==> flow/design.v <==
package calc_pkg;
    typedef struct packed {
        logic on;
        logic off;
        logic mem_rc;
        logic mem_sub;
        logic mem_add;
        logic op_percent;
        logic op_sqrt;
        logic op_div;
        logic op_mul;
        logic op_sub;
        logic op_add;
        logic op_eq;
        logic dot;
        logic num_1;
        logic num_2;
        logic num_3;
        logic num_4;
        logic num_5;
        logic num_6;
        logic num_7;
        logic num_8;
        logic num_9;
        logic num_0;
    } buttons_t;
    typedef enum logic [4:0] {
        B_NONE,          
        B_ON,            
        B_OFF,           
        B_MEM_RC,        
        B_MEM_SUB,       
        B_MEM_ADD,       
        B_OP_PERCENT,    
        B_OP_SQRT,       
        B_OP_DIV,        
        B_OP_MUL,        
        B_OP_SUB,        
        B_OP_ADD,        
        B_OP_EQ,         
        B_DOT,           
        B_NUM_1,         
        B_NUM_2,         
        B_NUM_3,         
        B_NUM_4,         
        B_NUM_5,         
        B_NUM_6,         
        B_NUM_7,         
        B_NUM_8,         
        B_NUM_9,         
        B_NUM_0,         
        B_UNKNOWN        
    } active_button_t;
    function automatic logic isNumberButton(active_button_t active_button);
        isNumberButton = ((active_button >= calc_pkg::B_NUM_1) && (active_button <= calc_pkg::B_NUM_0));
    endfunction
    function automatic logic isOpButton(active_button_t active_button);
        isOpButton = ((active_button >= calc_pkg::B_OP_DIV) && (active_button <= calc_pkg::B_OP_ADD));
    endfunction
    function automatic logic isEqButton(active_button_t active_button);
        isEqButton = (active_button == calc_pkg::B_OP_EQ);
    endfunction
    function automatic logic isDotButton(active_button_t active_button);
        isDotButton = (active_button == calc_pkg::B_DOT);
    endfunction
    typedef logic [3:0] bcd_t;
    function automatic logic [6:0] bcd2segments(bcd_t bcd);
        unique case (bcd)
            4'd0: bcd2segments = 7'b1111110;
            4'd1: bcd2segments = 7'b0110000;
            4'd2: bcd2segments = 7'b1101101;
            4'd3: bcd2segments = 7'b1111001;
            4'd4: bcd2segments = 7'b0110011;
            4'd5: bcd2segments = 7'b1011011;
            4'd6: bcd2segments = 7'b1011111;
            4'd7: bcd2segments = 7'b1110000;
            4'd8: bcd2segments = 7'b1111111;
            4'd9: bcd2segments = 7'b1111011;
            default: bcd2segments = 7'bxxxxxxx;
        endcase
    endfunction
    typedef enum logic [1:0] {
        OP_NONE,
        OP_ADD,
        OP_MUL,
        OP_DIV
    } op_t;
    function automatic op_t button2op(active_button_t active_button);
        unique case (active_button)
            calc_pkg::B_OP_DIV: button2op = calc_pkg::OP_DIV;
            calc_pkg::B_OP_MUL: button2op = calc_pkg::OP_MUL;
            calc_pkg::B_OP_SUB: button2op = calc_pkg::OP_ADD;
            calc_pkg::B_OP_ADD: button2op = calc_pkg::OP_ADD;
            default: button2op = calc_pkg::OP_NONE;
        endcase
    endfunction
    function automatic bcd_t button2bcd(active_button_t active_button);
        unique case (active_button)
            calc_pkg::B_NUM_1: button2bcd = 1;
            calc_pkg::B_NUM_2: button2bcd = 2;
            calc_pkg::B_NUM_3: button2bcd = 3;
            calc_pkg::B_NUM_4: button2bcd = 4;
            calc_pkg::B_NUM_5: button2bcd = 5;
            calc_pkg::B_NUM_6: button2bcd = 6;
            calc_pkg::B_NUM_7: button2bcd = 7;
            calc_pkg::B_NUM_8: button2bcd = 8;
            calc_pkg::B_NUM_9: button2bcd = 9;
            calc_pkg::B_NUM_0: button2bcd = 0;
            default: button2bcd = 0;
        endcase
    endfunction
    parameter NumDigits = 8;
    typedef logic unsigned [$clog2(NumDigits)-1:0] exponent_t;
    typedef struct packed {
        logic error;
        logic sign;
        exponent_t exponent;
        bcd_t [NumDigits-1:0] significand;
    } num_t;
    function automatic num_t neg(num_t num);
        neg = num;
        neg.sign = !num.sign;
    endfunction
endpackage
module alu_add (
    input   logic           clk_i,
    input   logic           rst_i,
    input   logic [36:0]    left_i,      
    input   logic [36:0]    right_i,     
    output  logic           in_ready_o,
    input   logic           in_valid_i,
    output  logic [36:0]    result_o,    
    input   logic           out_ready_i,
    output  logic           out_valid_o
);
typedef enum logic [1:0] {
    S_IDLE,
    S_NORMALIZE,
    S_ADD,
    S_RENORMALIZE
} state_t;
state_t state_d, state_q;
logic [$clog2(calc_pkg::NumDigits):0] counter_d, counter_q;
logic in_ready_d, in_ready_q;
logic out_valid_d, out_valid_q;
assign out_valid_o = out_valid_q;
assign in_ready_o = in_ready_q;
calc_pkg::num_t left_d, left_q;
calc_pkg::num_t right_d, right_q;
calc_pkg::num_t result_d, result_q;
calc_pkg::bcd_t result_extra_d, result_extra_q;
logic carryborrow_d, carryborrow_q;
assign result_o = out_valid_q ? result_q : '0;
logic [4:0] nibble_sum;
always_comb begin
    nibble_sum = 'x;
    carryborrow_d = carryborrow_q;
    if (state_q != S_ADD) begin
        carryborrow_d = 0;
    end else if (left_q.sign == right_q.sign) begin
        nibble_sum =
            left_q.significand[counter_q]
            + right_q.significand[counter_q]
            + 4'(carryborrow_q);
        if (nibble_sum >= 10) begin
            nibble_sum += 6;
        end
        carryborrow_d = nibble_sum[4];
    end else begin
        if (left_q.significand > right_q.significand) begin
            nibble_sum =
                6'(left_q.significand[counter_q])
                - 6'(right_q.significand[counter_q])
                - 6'(carryborrow_q);
        end else begin
            nibble_sum =
                6'(right_q.significand[counter_q])
                - 6'(left_q.significand[counter_q])
                - 6'(carryborrow_q);
        end
        carryborrow_d = nibble_sum[4];
        if ($signed(nibble_sum) < 0) begin
            nibble_sum += 10;
        end
    end
end
always_comb begin
    state_d = state_q;
    out_valid_d = out_valid_q;
    in_ready_d = in_ready_q;
    counter_d = counter_q;
    left_d = left_q;
    right_d = right_q;
    result_d = result_q;
    result_extra_d = result_extra_q;
    unique case (state_q)
        S_IDLE: begin
            result_d = '0;
            if (in_valid_i) begin
                left_d = left_i;
                right_d = right_i;
                state_d = S_NORMALIZE;
                in_ready_d = 0;
            end
        end
        S_NORMALIZE: begin
            if (left_q.exponent < right_q.exponent) begin
                left_d.significand = (left_q.significand >> 4);
                left_d.exponent++;
            end else if (left_q.exponent > right_q.exponent) begin
                right_d.significand = (right_q.significand >> 4);
                right_d.exponent++;
            end else begin
                state_d = S_ADD;
                counter_d = 0;
            end
        end
        S_ADD: begin
            result_d.exponent = left_q.exponent;
            if (left_q.sign == right_q.sign) begin
                result_extra_d = carryborrow_d;
            end
            if (left_q.significand > right_q.significand) begin
                result_d.sign = left_q.sign;
            end else begin
                result_d.sign = right_q.sign;
            end
            result_d.significand[counter_q] = 4'(nibble_sum);
            counter_d++;
            if (counter_d == calc_pkg::NumDigits) begin
                state_d = S_RENORMALIZE;
            end
        end
        S_RENORMALIZE: begin
            if (result_extra_q != '0) begin  
                result_extra_d = '0;
                result_d.significand = ({result_extra_q, result_q.significand} >> 4);
                result_d.exponent++;
                if (result_d.exponent == 0)
                    result_d.error = 1;
            end else if ((result_q.exponent != 0) && (result_q.significand[calc_pkg::NumDigits-1] == 0)) begin  
                result_d.significand = (result_q.significand << 4);
                result_d.exponent--;
            end else begin  
                out_valid_d = 1;
                if (result_d.significand == 0)
                    result_d.sign = 0;
                if (out_valid_q && out_ready_i) begin
                    state_d = S_IDLE;
                    out_valid_d = 0;
                    in_ready_d = 1;
                    result_d = '0;
                end
            end
        end
    endcase
end
always_ff @(posedge clk_i) begin
    if (rst_i) begin
        state_q <= S_IDLE;
        out_valid_q <= 0;
        in_ready_q <= 1;
        counter_q <= '0;
        left_q <= '0;
        right_q <= '0;
        result_q <= '0;
        result_extra_q <= '0;
        carryborrow_q <= 0;
    end else begin
        state_q <= state_d;
        out_valid_q <= out_valid_d;
        in_ready_q <= in_ready_d;
        counter_q <= counter_d;
        left_q <= left_d;
        right_q <= right_d;
        result_q <= result_d;
        result_extra_q <= result_extra_d;
        carryborrow_q <= carryborrow_d;
    end
end
endmodule
Wiki page: alu_add / tool data

== Tool chain data of alu_add ==
Tool output for the design above before and after an edit, in the order of the flow.
"original" refers to lines of the RTL above, "edited" to lines of the edited file.
"change" is "edited" less "original", of the values as shown; "rel. change" is that difference over "original", in percent.
A cell with -- has no value.
Inputs
  top: alu_add
  clock: clk_i
  cell library: sky130hd
  library corner: tt_025C_1v80

== Edit of the RTL ==
Unified diff, file above to edited file.
A script made this edit. It changes what the design does and was not meant as an optimisation.
begin of diff
@@ -151,5 +151,7 @@
 calc_pkg::bcd_t result_extra_d, result_extra_q;
 logic carryborrow_d, carryborrow_q;
-assign result_o = out_valid_q ? result_q : '0;
+logic [36:0] result_o_p1;
+always_ff @(posedge clk_i) result_o_p1 <= out_valid_q ? result_q : '0;
+assign result_o = result_o_p1;
 logic [4:0] nibble_sum;
 always_comb begin
end of diff

== Word level ==
Yosys after proc, flatten, opt, wreduce and memory -nomap, before mapping. Memory bits, and registers merged into a memory's read port (data or address), are not among the register bits. Print and check cells are not counted. Equal cells are merged and count once.
Cells by class
  bitwise logic cells: original 10, edited 10, change 0, rel. change 0.00%
  equal/unequal tests: original 22, edited 22, change 0, rel. change 0.00%
  divide/modulo/power cells: original 0, edited 0, change 0
  magnitude comparators: original 5, edited 5, change 0, rel. change 0.00%
  shifts and indexed selects: original 4, edited 4, change 0, rel. change 0.00%
  muxes and demuxes: original 59, edited 58, change -1, rel. change -1.69%
  multiply operators: original 0, edited 0, change 0
  reduce/logical cells: original 25, edited 25, change 0, rel. change 0.00%
  add/subtract/negate cells: original 14, edited 14, change 0, rel. change 0.00%
Operators with widths
  2-to-1 mux 37 bit: original 2, edited 1, change -1, rel. change -50.00%
  2-to-1 mux 1 bit: original 17, edited 17, change 0, rel. change 0.00%
  inequality test 2 bit (second input constant): original 12, edited 12, change 0, rel. change 0.00%
  2-to-1 mux 2 bit: original 8, edited 8, change 0, rel. change 0.00%
  2-to-1 mux 4 bit: original 7, edited 7, change 0, rel. change 0.00%
  inverter 1 bit: original 7, edited 7, change 0, rel. change 0.00%
  2-to-1 mux 3 bit: original 4, edited 4, change 0, rel. change 0.00%
  2-to-1 mux 32 bit: original 4, edited 4, change 0, rel. change 0.00%
  2-to-1 mux 5 bit: original 4, edited 4, change 0, rel. change 0.00%
  inequality test 3 bit (second input constant): original 4, edited 4, change 0, rel. change 0.00%
  AND reduction 3 bit: original 4, edited 4, change 0, rel. change 0.00%
  OR reduction 2 bit: original 4, edited 4, change 0, rel. change 0.00%
  adder 3 x 1 -> 3 bit (second input constant): original 3, edited 3, change 0, rel. change 0.00%
  AND reduction 4 bit: original 3, edited 3, change 0, rel. change 0.00%
  equality test 2 bit (second input constant): original 2, edited 2, change 0, rel. change 0.00%
  logical AND 1 bit: original 2, edited 2, change 0, rel. change 0.00%
  2-to-1 mux 36 bit: original 2, edited 2, change 0, rel. change 0.00%
  case mux 1 bit (select 2 bit): original 2, edited 2, change 0, rel. change 0.00%
  case mux 35 bit (select 2 bit): original 2, edited 2, change 0, rel. change 0.00%
  case mux 4 bit (select 2 bit): original 2, edited 2, change 0, rel. change 0.00%
  AND reduction 2 bit: original 2, edited 2, change 0, rel. change 0.00%
  OR reduction 3 bit: original 2, edited 2, change 0, rel. change 0.00%
  indexed select 32 x 7 -> 4 bit: original 2, edited 2, change 0, rel. change 0.00%
  subtractor 4 x 4 -> 5 bit: original 2, edited 2, change 0, rel. change 0.00%
  subtractor 5 x 2 -> 5 bit: original 2, edited 2, change 0, rel. change 0.00%
  adder 4 x 1 -> 4 bit (second input constant): original 1, edited 1, change 0, rel. change 0.00%
  adder 4 bit (second input constant): original 1, edited 1, change 0, rel. change 0.00%
  adder 4 x 4 -> 5 bit: original 1, edited 1, change 0, rel. change 0.00%
Not every row of either side is listed.
Bit counts
  memory bits (read-only): original 0, edited 0, change 0
  register bits after elaboration: original 122, edited 159, change +37, rel. change +30.33%
  bits in writable memories: original 0, edited 0, change 0
  word width x clocked read ports: original 0, edited 0, change 0
  memories kept: original 0, edited 0, change 0
  bits of input ports: original 78, edited 78, change 0, rel. change 0.00%
  bits in latches: original 0, edited 0, change 0

== Longest topological paths ==
Depth = most cells in a row (Yosys ltp): at word level without a register or memory, in the mapped netlist without a sequential cell, where the memories' decode and read muxes count.
Logic depth
  word-level depth: original 13, edited 13, change 0, rel. change 0.00%
  ABC_AREA: original 0, edited 0
  gate-level depth with buffers: original 19, edited 19, change 0, rel. change 0.00%

== Synthesis result ==
The flow's flattened synthesis, as Yosys stat reports it; memories are mapped. The netlist is that of the ABC_AREA named above (0 if unset); the other value can give another one.
Synthesis totals
  synthesis area (µm²): original 8692.1, edited 9091.2, change +399.1, rel. change +4.59%
  buffers: original 67, edited 62, change -5, rel. change -7.46%
  flip-flops: original 121, edited 158, change +37, rel. change +30.58%
  mapped cells: original 1028, edited 1032, change +4, rel. change +0.39%
Cell types
  sky130_fd_sc_hd__dfxtp_1: original 121, edited 158, change +37, rel. change +30.58%
  sky130_fd_sc_hd__o21ai_0: original 29, edited 41, change +12, rel. change +41.38%
  sky130_fd_sc_hd__inv_1: original 68, edited 57, change -11, rel. change -16.18%
  sky130_fd_sc_hd__o41ai_1: original 9, edited 0, change -9, rel. change -100.00%
  sky130_fd_sc_hd__nor3_1: original 12, edited 4, change -8, rel. change -66.67%
  sky130_fd_sc_hd__nand3_1: original 19, edited 26, change +7, rel. change +36.84%
  sky130_fd_sc_hd__mux4_2: original 16, edited 10, change -6, rel. change -37.50%
  sky130_fd_sc_hd__a21o_1: original 7, edited 13, change +6, rel. change +85.71%
  sky130_fd_sc_hd__mux4_1: original 0, edited 6, change +6
  sky130_fd_sc_hd__nand2_1: original 68, edited 63, change -5, rel. change -7.35%
  sky130_fd_sc_hd__mux2i_1: original 62, edited 67, change +5, rel. change +8.06%
  sky130_fd_sc_hd__clkbuf_1: original 48, edited 53, change +5, rel. change +10.42%
  sky130_fd_sc_hd__buf_2: original 10, edited 5, change -5, rel. change -50.00%
  sky130_fd_sc_hd__nor2b_1: original 9, edited 4, change -5, rel. change -55.56%
  sky130_fd_sc_hd__a22oi_1: original 28, edited 32, change +4, rel. change +14.29%
  sky130_fd_sc_hd__buf_1: original 7, edited 3, change -4, rel. change -57.14%
  sky130_fd_sc_hd__o41ai_2: original 4, edited 0, change -4, rel. change -100.00%
  sky130_fd_sc_hd__nor2_1: original 114, edited 117, change +3, rel. change +2.63%
Not every row of either side is listed.

== Path before layout ==
Path of least setup slack by OpenSTA after synthesis, without wires, with an ideal clock, recovery checks aside; 20% of the period is set as input and as output delay. Where synthesis merged equal registers, the netlist keeps one of their names.
Path after synthesis
  kind: original flip-flop to flip-flop, edited flip-flop to flip-flop
  from: original reg counter_q[0], edited reg counter_q[0]
  to: original reg result_q, edited reg result_q
  setup time (ns): original 0.116, edited 0.124, change +0.008
  path buffers: original 2, edited 2, change 0, rel. change 0.00%
  delay of the path (ns): original 4.118, edited 3.988, change -0.130, rel. change -3.16%
  data arrival time (ns): original 4.002, edited 3.864, change -0.138, rel. change -3.45%
  stages: original 18, edited 17, change -1, rel. change -5.56%
  clock period (ns): original 10.0, edited 10.0, change 0.0, rel. change 0.00%
  setup slack (ns): original 5.882, edited 6.012, change +0.130
  period reached after synthesis (ns): original 4.118, edited 3.988, change -0.130, rel. change -3.16%
"delay of the path" is the arrival time less input delay plus setup time.
"stages": output pins that drive a net of the path, with the launching flip-flop's if there is one; two outputs of one cell count as two.
"period reached after synthesis" = period - worst setup slack (recovery checks aside). The figure is calculated, with input and output delays left at 20% of the set period.
Where an end lacks its bit number, it is one bit of the signal, or one of the new flip-flops if synthesis recoded a state register.
Between the ends stands the longest chain of elaborated cells between them, by number of cells; it is not shown to be the way that was timed. Of several equally long chains one is given.
Each line given opens the expression or statement behind the cell; cells for indexed reads and writes are added by Yosys, which also makes memories of some case tables.
On the way, after synthesis, original
  path through: sky130_fd_sc_hd__dfxtp_1 sky130_fd_sc_hd__buf_4 sky130_fd_sc_hd__buf_4 sky130_fd_sc_hd__mux4_2 sky130_fd_sc_hd__nand2_1 sky130_fd_sc_hd__nand2_1 sky130_fd_sc_hd__nand2_1 sky130_fd_sc_hd__inv_1 sky130_fd_sc_hd__fa_1 sky130_fd_sc_hd__inv_1 sky130_fd_sc_hd__fa_1 sky130_fd_sc_hd__ha_1 sky130_fd_sc_hd__inv_1 sky130_fd_sc_hd__a2111oi_2 sky130_fd_sc_hd__a211oi_2 sky130_fd_sc_hd__mux2i_4 sky130_fd_sc_hd__o21ai_0 sky130_fd_sc_hd__a41o_1
  cells in the longest elaborated chain: 13
  elaborated cells between the ends (all ways): 26
  classes of those cells: 9 x add/sub; 2 x compare; 4 x shift; 8 x mux; 3 x logic
RTL lines, path after synthesis, original
  start: declaration: line 143  | logic [$clog2(calc_pkg::NumDigits):0] counter_d, counter_q;
  start: assignment: line 263  | counter_q <= '0;
  start: assignment: line 273  | counter_q <= counter_d;
  indexed select 32 x 7 -> 4 bit: line 177  | 6'(right_q.significand[counter_q])
  subtractor 4 x 4 -> 5 bit: line 177
  subtractor 5 x 2 -> 5 bit: line 177
  2-to-1 mux 5 bit: line 170  | if (left_q.significand > right_q.significand) begin
  2-to-1 mux 5 bit: line 160  | end else if (left_q.sign == right_q.sign) begin
  2-to-1 mux 5 bit: line 158  | if (state_q != S_ADD) begin
  adder 4 bit: line 183  | nibble_sum += 10;
  2-to-1 mux 4 bit: line 182  | if ($signed(nibble_sum) < 0) begin
  2-to-1 mux 4 bit: line 160
  2-to-1 mux 4 bit: line 158
  variable shift 4 x 33 -> 32 bit: line 228  | result_d.significand[counter_q] = 4'(nibble_sum);
  bitwise OR 32 bit: line 228
  case mux 32 bit (select 3 bit): line 196  | unique case (state_q)
  end: assignment: line 266  | result_q <= '0;
  end: assignment: line 276  | result_q <= result_d;
  end: declaration: line 150  | calc_pkg::num_t result_d, result_q;
On the way, after synthesis, edited
  path through: sky130_fd_sc_hd__dfxtp_1 sky130_fd_sc_hd__buf_6 sky130_fd_sc_hd__buf_2 sky130_fd_sc_hd__mux4_2 sky130_fd_sc_hd__nand2_1 sky130_fd_sc_hd__nand2_1 sky130_fd_sc_hd__nand2_1 sky130_fd_sc_hd__inv_1 sky130_fd_sc_hd__fa_1 sky130_fd_sc_hd__fa_1 sky130_fd_sc_hd__mux2_2 sky130_fd_sc_hd__ha_1 sky130_fd_sc_hd__o31ai_1 sky130_fd_sc_hd__xor2_1 sky130_fd_sc_hd__mux2i_1 sky130_fd_sc_hd__a31oi_4 sky130_fd_sc_hd__o21ai_1
  cells in the longest elaborated chain: 13
  elaborated cells between the ends (all ways): 26
  classes of those cells: 9 x add/sub; 2 x compare; 4 x shift; 8 x mux; 3 x logic
RTL lines, path after synthesis, edited
  start: declaration: line 143  | logic [$clog2(calc_pkg::NumDigits):0] counter_d, counter_q;
  start: assignment: line 265  | counter_q <= '0;
  start: assignment: line 275  | counter_q <= counter_d;
  indexed select 32 x 7 -> 4 bit: line 179  | 6'(right_q.significand[counter_q])
  subtractor 4 x 4 -> 5 bit: line 179
  subtractor 5 x 2 -> 5 bit: line 179
  2-to-1 mux 5 bit: line 172  | if (left_q.significand > right_q.significand) begin
  2-to-1 mux 5 bit: line 162  | end else if (left_q.sign == right_q.sign) begin
  2-to-1 mux 5 bit: line 160  | if (state_q != S_ADD) begin
  adder 4 bit: line 185  | nibble_sum += 10;
  2-to-1 mux 4 bit: line 184  | if ($signed(nibble_sum) < 0) begin
  2-to-1 mux 4 bit: line 162
  2-to-1 mux 4 bit: line 160
  variable shift 4 x 33 -> 32 bit: line 230  | result_d.significand[counter_q] = 4'(nibble_sum);
  bitwise OR 32 bit: line 230
  case mux 32 bit (select 3 bit): line 198  | unique case (state_q)
  end: assignment: line 268  | result_q <= '0;
  end: assignment: line 278  | result_q <= result_d;
  end: declaration: line 150  | calc_pkg::num_t result_d, result_q;

== Worst path after layout ==
Path of least setup slack in the final report of each run of pair A (OpenROAD, finished layout, wires in). Where an end is a register, its clock arrival counts in the times.
Path after layout
  kind: original flip-flop to flip-flop, edited flip-flop to flip-flop
  from: original reg counter_q[0], edited reg counter_q[0]
  to: original reg result_q, edited reg result_q
  path buffers: original 1, edited 1, change 0, rel. change 0.00%
  clock period (ns): original 10.0, edited 10.0, change 0.0, rel. change 0.00%
  setup time (ns): original 0.13, edited 0.08, change -0.05
  setup slack (ns): original 5.33, edited 5.49, change +0.16
  data arrival time (ns): original 4.95, edited 4.87, change -0.08, rel. change -1.62%
  stages: original 19, edited 17, change -2, rel. change -10.53%
Where an end lacks its bit number, it is one bit of the signal, or one of the new flip-flops if synthesis recoded a state register.
Between the ends stands the longest chain of elaborated cells between them, by number of cells; it is not shown to be the way that was timed. Of several equally long chains one is given.
On the way, after layout, original
  path through: sky130_fd_sc_hd__dfxtp_1 sky130_fd_sc_hd__buf_4 sky130_fd_sc_hd__mux4_2 sky130_fd_sc_hd__nand2b_1 sky130_fd_sc_hd__nand2_1 sky130_fd_sc_hd__nand2_1 sky130_fd_sc_hd__inv_1 sky130_fd_sc_hd__fa_1 sky130_fd_sc_hd__fa_1 sky130_fd_sc_hd__mux2i_1 sky130_fd_sc_hd__xnor2_1 sky130_fd_sc_hd__ha_1 sky130_fd_sc_hd__inv_1 sky130_fd_sc_hd__a21oi_1 sky130_fd_sc_hd__a31oi_1 sky130_fd_sc_hd__xnor2_1 sky130_fd_sc_hd__nand3_1 sky130_fd_sc_hd__a31oi_2 sky130_fd_sc_hd__o21ai_1
  cells in the longest elaborated chain: 13
  elaborated cells between the ends (all ways): 26
  classes of those cells: 9 x add/sub; 2 x compare; 4 x shift; 8 x mux; 3 x logic
RTL lines, path after layout, original
  start: declaration: line 143  | logic [$clog2(calc_pkg::NumDigits):0] counter_d, counter_q;
  start: assignment: line 263  | counter_q <= '0;
  start: assignment: line 273  | counter_q <= counter_d;
  indexed select 32 x 7 -> 4 bit: line 177  | 6'(right_q.significand[counter_q])
  subtractor 4 x 4 -> 5 bit: line 177
  subtractor 5 x 2 -> 5 bit: line 177
  2-to-1 mux 5 bit: line 170  | if (left_q.significand > right_q.significand) begin
  2-to-1 mux 5 bit: line 160  | end else if (left_q.sign == right_q.sign) begin
  2-to-1 mux 5 bit: line 158  | if (state_q != S_ADD) begin
  adder 4 bit: line 183  | nibble_sum += 10;
  2-to-1 mux 4 bit: line 182  | if ($signed(nibble_sum) < 0) begin
  2-to-1 mux 4 bit: line 160
  2-to-1 mux 4 bit: line 158
  variable shift 4 x 33 -> 32 bit: line 228  | result_d.significand[counter_q] = 4'(nibble_sum);
  bitwise OR 32 bit: line 228
  case mux 32 bit (select 3 bit): line 196  | unique case (state_q)
  end: assignment: line 266  | result_q <= '0;
  end: assignment: line 276  | result_q <= result_d;
  end: declaration: line 150  | calc_pkg::num_t result_d, result_q;
On the way, after layout, edited
  path through: sky130_fd_sc_hd__dfxtp_1 sky130_fd_sc_hd__buf_4 sky130_fd_sc_hd__mux4_1 sky130_fd_sc_hd__nand2b_1 sky130_fd_sc_hd__nand2_1 sky130_fd_sc_hd__nand2_1 sky130_fd_sc_hd__inv_1 sky130_fd_sc_hd__fa_1 sky130_fd_sc_hd__inv_1 sky130_fd_sc_hd__fa_1 sky130_fd_sc_hd__ha_1 sky130_fd_sc_hd__a21boi_0 sky130_fd_sc_hd__o21ai_0 sky130_fd_sc_hd__xor2_1 sky130_fd_sc_hd__a21oi_1 sky130_fd_sc_hd__nand3_1 sky130_fd_sc_hd__o21ai_0
  cells in the longest elaborated chain: 13
  elaborated cells between the ends (all ways): 26
  classes of those cells: 9 x add/sub; 2 x compare; 4 x shift; 8 x mux; 3 x logic
RTL lines, path after layout, edited
  start: declaration: line 143  | logic [$clog2(calc_pkg::NumDigits):0] counter_d, counter_q;
  start: assignment: line 265  | counter_q <= '0;
  start: assignment: line 275  | counter_q <= counter_d;
  indexed select 32 x 7 -> 4 bit: line 179  | 6'(right_q.significand[counter_q])
  subtractor 4 x 4 -> 5 bit: line 179
  subtractor 5 x 2 -> 5 bit: line 179
  2-to-1 mux 5 bit: line 172  | if (left_q.significand > right_q.significand) begin
  2-to-1 mux 5 bit: line 162  | end else if (left_q.sign == right_q.sign) begin
  2-to-1 mux 5 bit: line 160  | if (state_q != S_ADD) begin
  adder 4 bit: line 185  | nibble_sum += 10;
  2-to-1 mux 4 bit: line 184  | if ($signed(nibble_sum) < 0) begin
  2-to-1 mux 4 bit: line 162
  2-to-1 mux 4 bit: line 160
  variable shift 4 x 33 -> 32 bit: line 230  | result_d.significand[counter_q] = 4'(nibble_sum);
  bitwise OR 32 bit: line 230
  case mux 32 bit (select 3 bit): line 198  | unique case (state_q)
  end: assignment: line 268  | result_q <= '0;
  end: assignment: line 278  | result_q <= result_d;
  end: declaration: line 150  | calc_pkg::num_t result_d, result_q;

== Flow runs ==
Runs of the flow (Yosys, OpenROAD) on both versions; the two runs of a pair have the same settings. The constraints put input and output delay at 20% of the set period each and load the outputs with 0.01 pF.
Settings, pair A
  CORE_UTILIZATION: 40
  period_ns: 10.0
  CAP_MARGIN: 20
  CORE_MARGIN: 2
  SLEW_MARGIN: 20
Final reports, pair A
  period achieved (ns): original 4.670, edited 4.513, change -0.157, rel. change -3.36%
  post-route setup TNS (ns): original 0.000, edited 0.000, change 0.000
  overall die area (µm²): original 22925.0, edited 23950.7, change +1025.7, rel. change +4.47%
  worst hold slack in the final report (ns): original 0.471, edited 0.452, change -0.019
  worst setup slack after layout (ns): original 5.330, edited 5.487, change +0.157
  mapped cell area after synthesis (µm²): original 8692.1, edited 9091.2, change +399.1, rel. change +4.59%
  standard-cell area after routing (µm²): original 10576.4, edited 11049.3, change +472.9, rel. change +4.47%
Settings, pair B
  ABC_AREA: 0
  CAP_MARGIN: 0
  CORE_ASPECT_RATIO: 0.59
  CORE_UTILIZATION: 18
  GPL_TIMING_DRIVEN: 0
  MIN_ROUTING_LAYER: met1
  PLACE_DENSITY_LB_ADDON: 0.12
  SETUP_SLACK_MARGIN: -0.37
  SLEW_MARGIN: 0
  period_ns: 3.77
  CORE_MARGIN: 2
Final reports, pair B
  period achieved (ns): original 4.043, edited 4.041, change -0.002, rel. change -0.05%
  post-route setup TNS (ns): original -6.024, edited -4.208, change +1.816
  overall die area (µm²): original 50124.7, edited 52383.4, change +2258.7, rel. change +4.51%
  worst hold slack in the final report (ns): original 0.479, edited 0.487, change +0.008
  worst setup slack after layout (ns): original -0.273, edited -0.271, change +0.002
  mapped cell area after synthesis (µm²): original 8692.1, edited 9091.2, change +399.1, rel. change +4.59%
  standard-cell area after routing (µm²): original 11568.6, edited 12006.5, change +437.9, rel. change +3.79%
"period achieved": clock period set for the run, less the worst setup slack. It is reckoned from that one timing run; input and output delays stay at 20% of the period that was set.
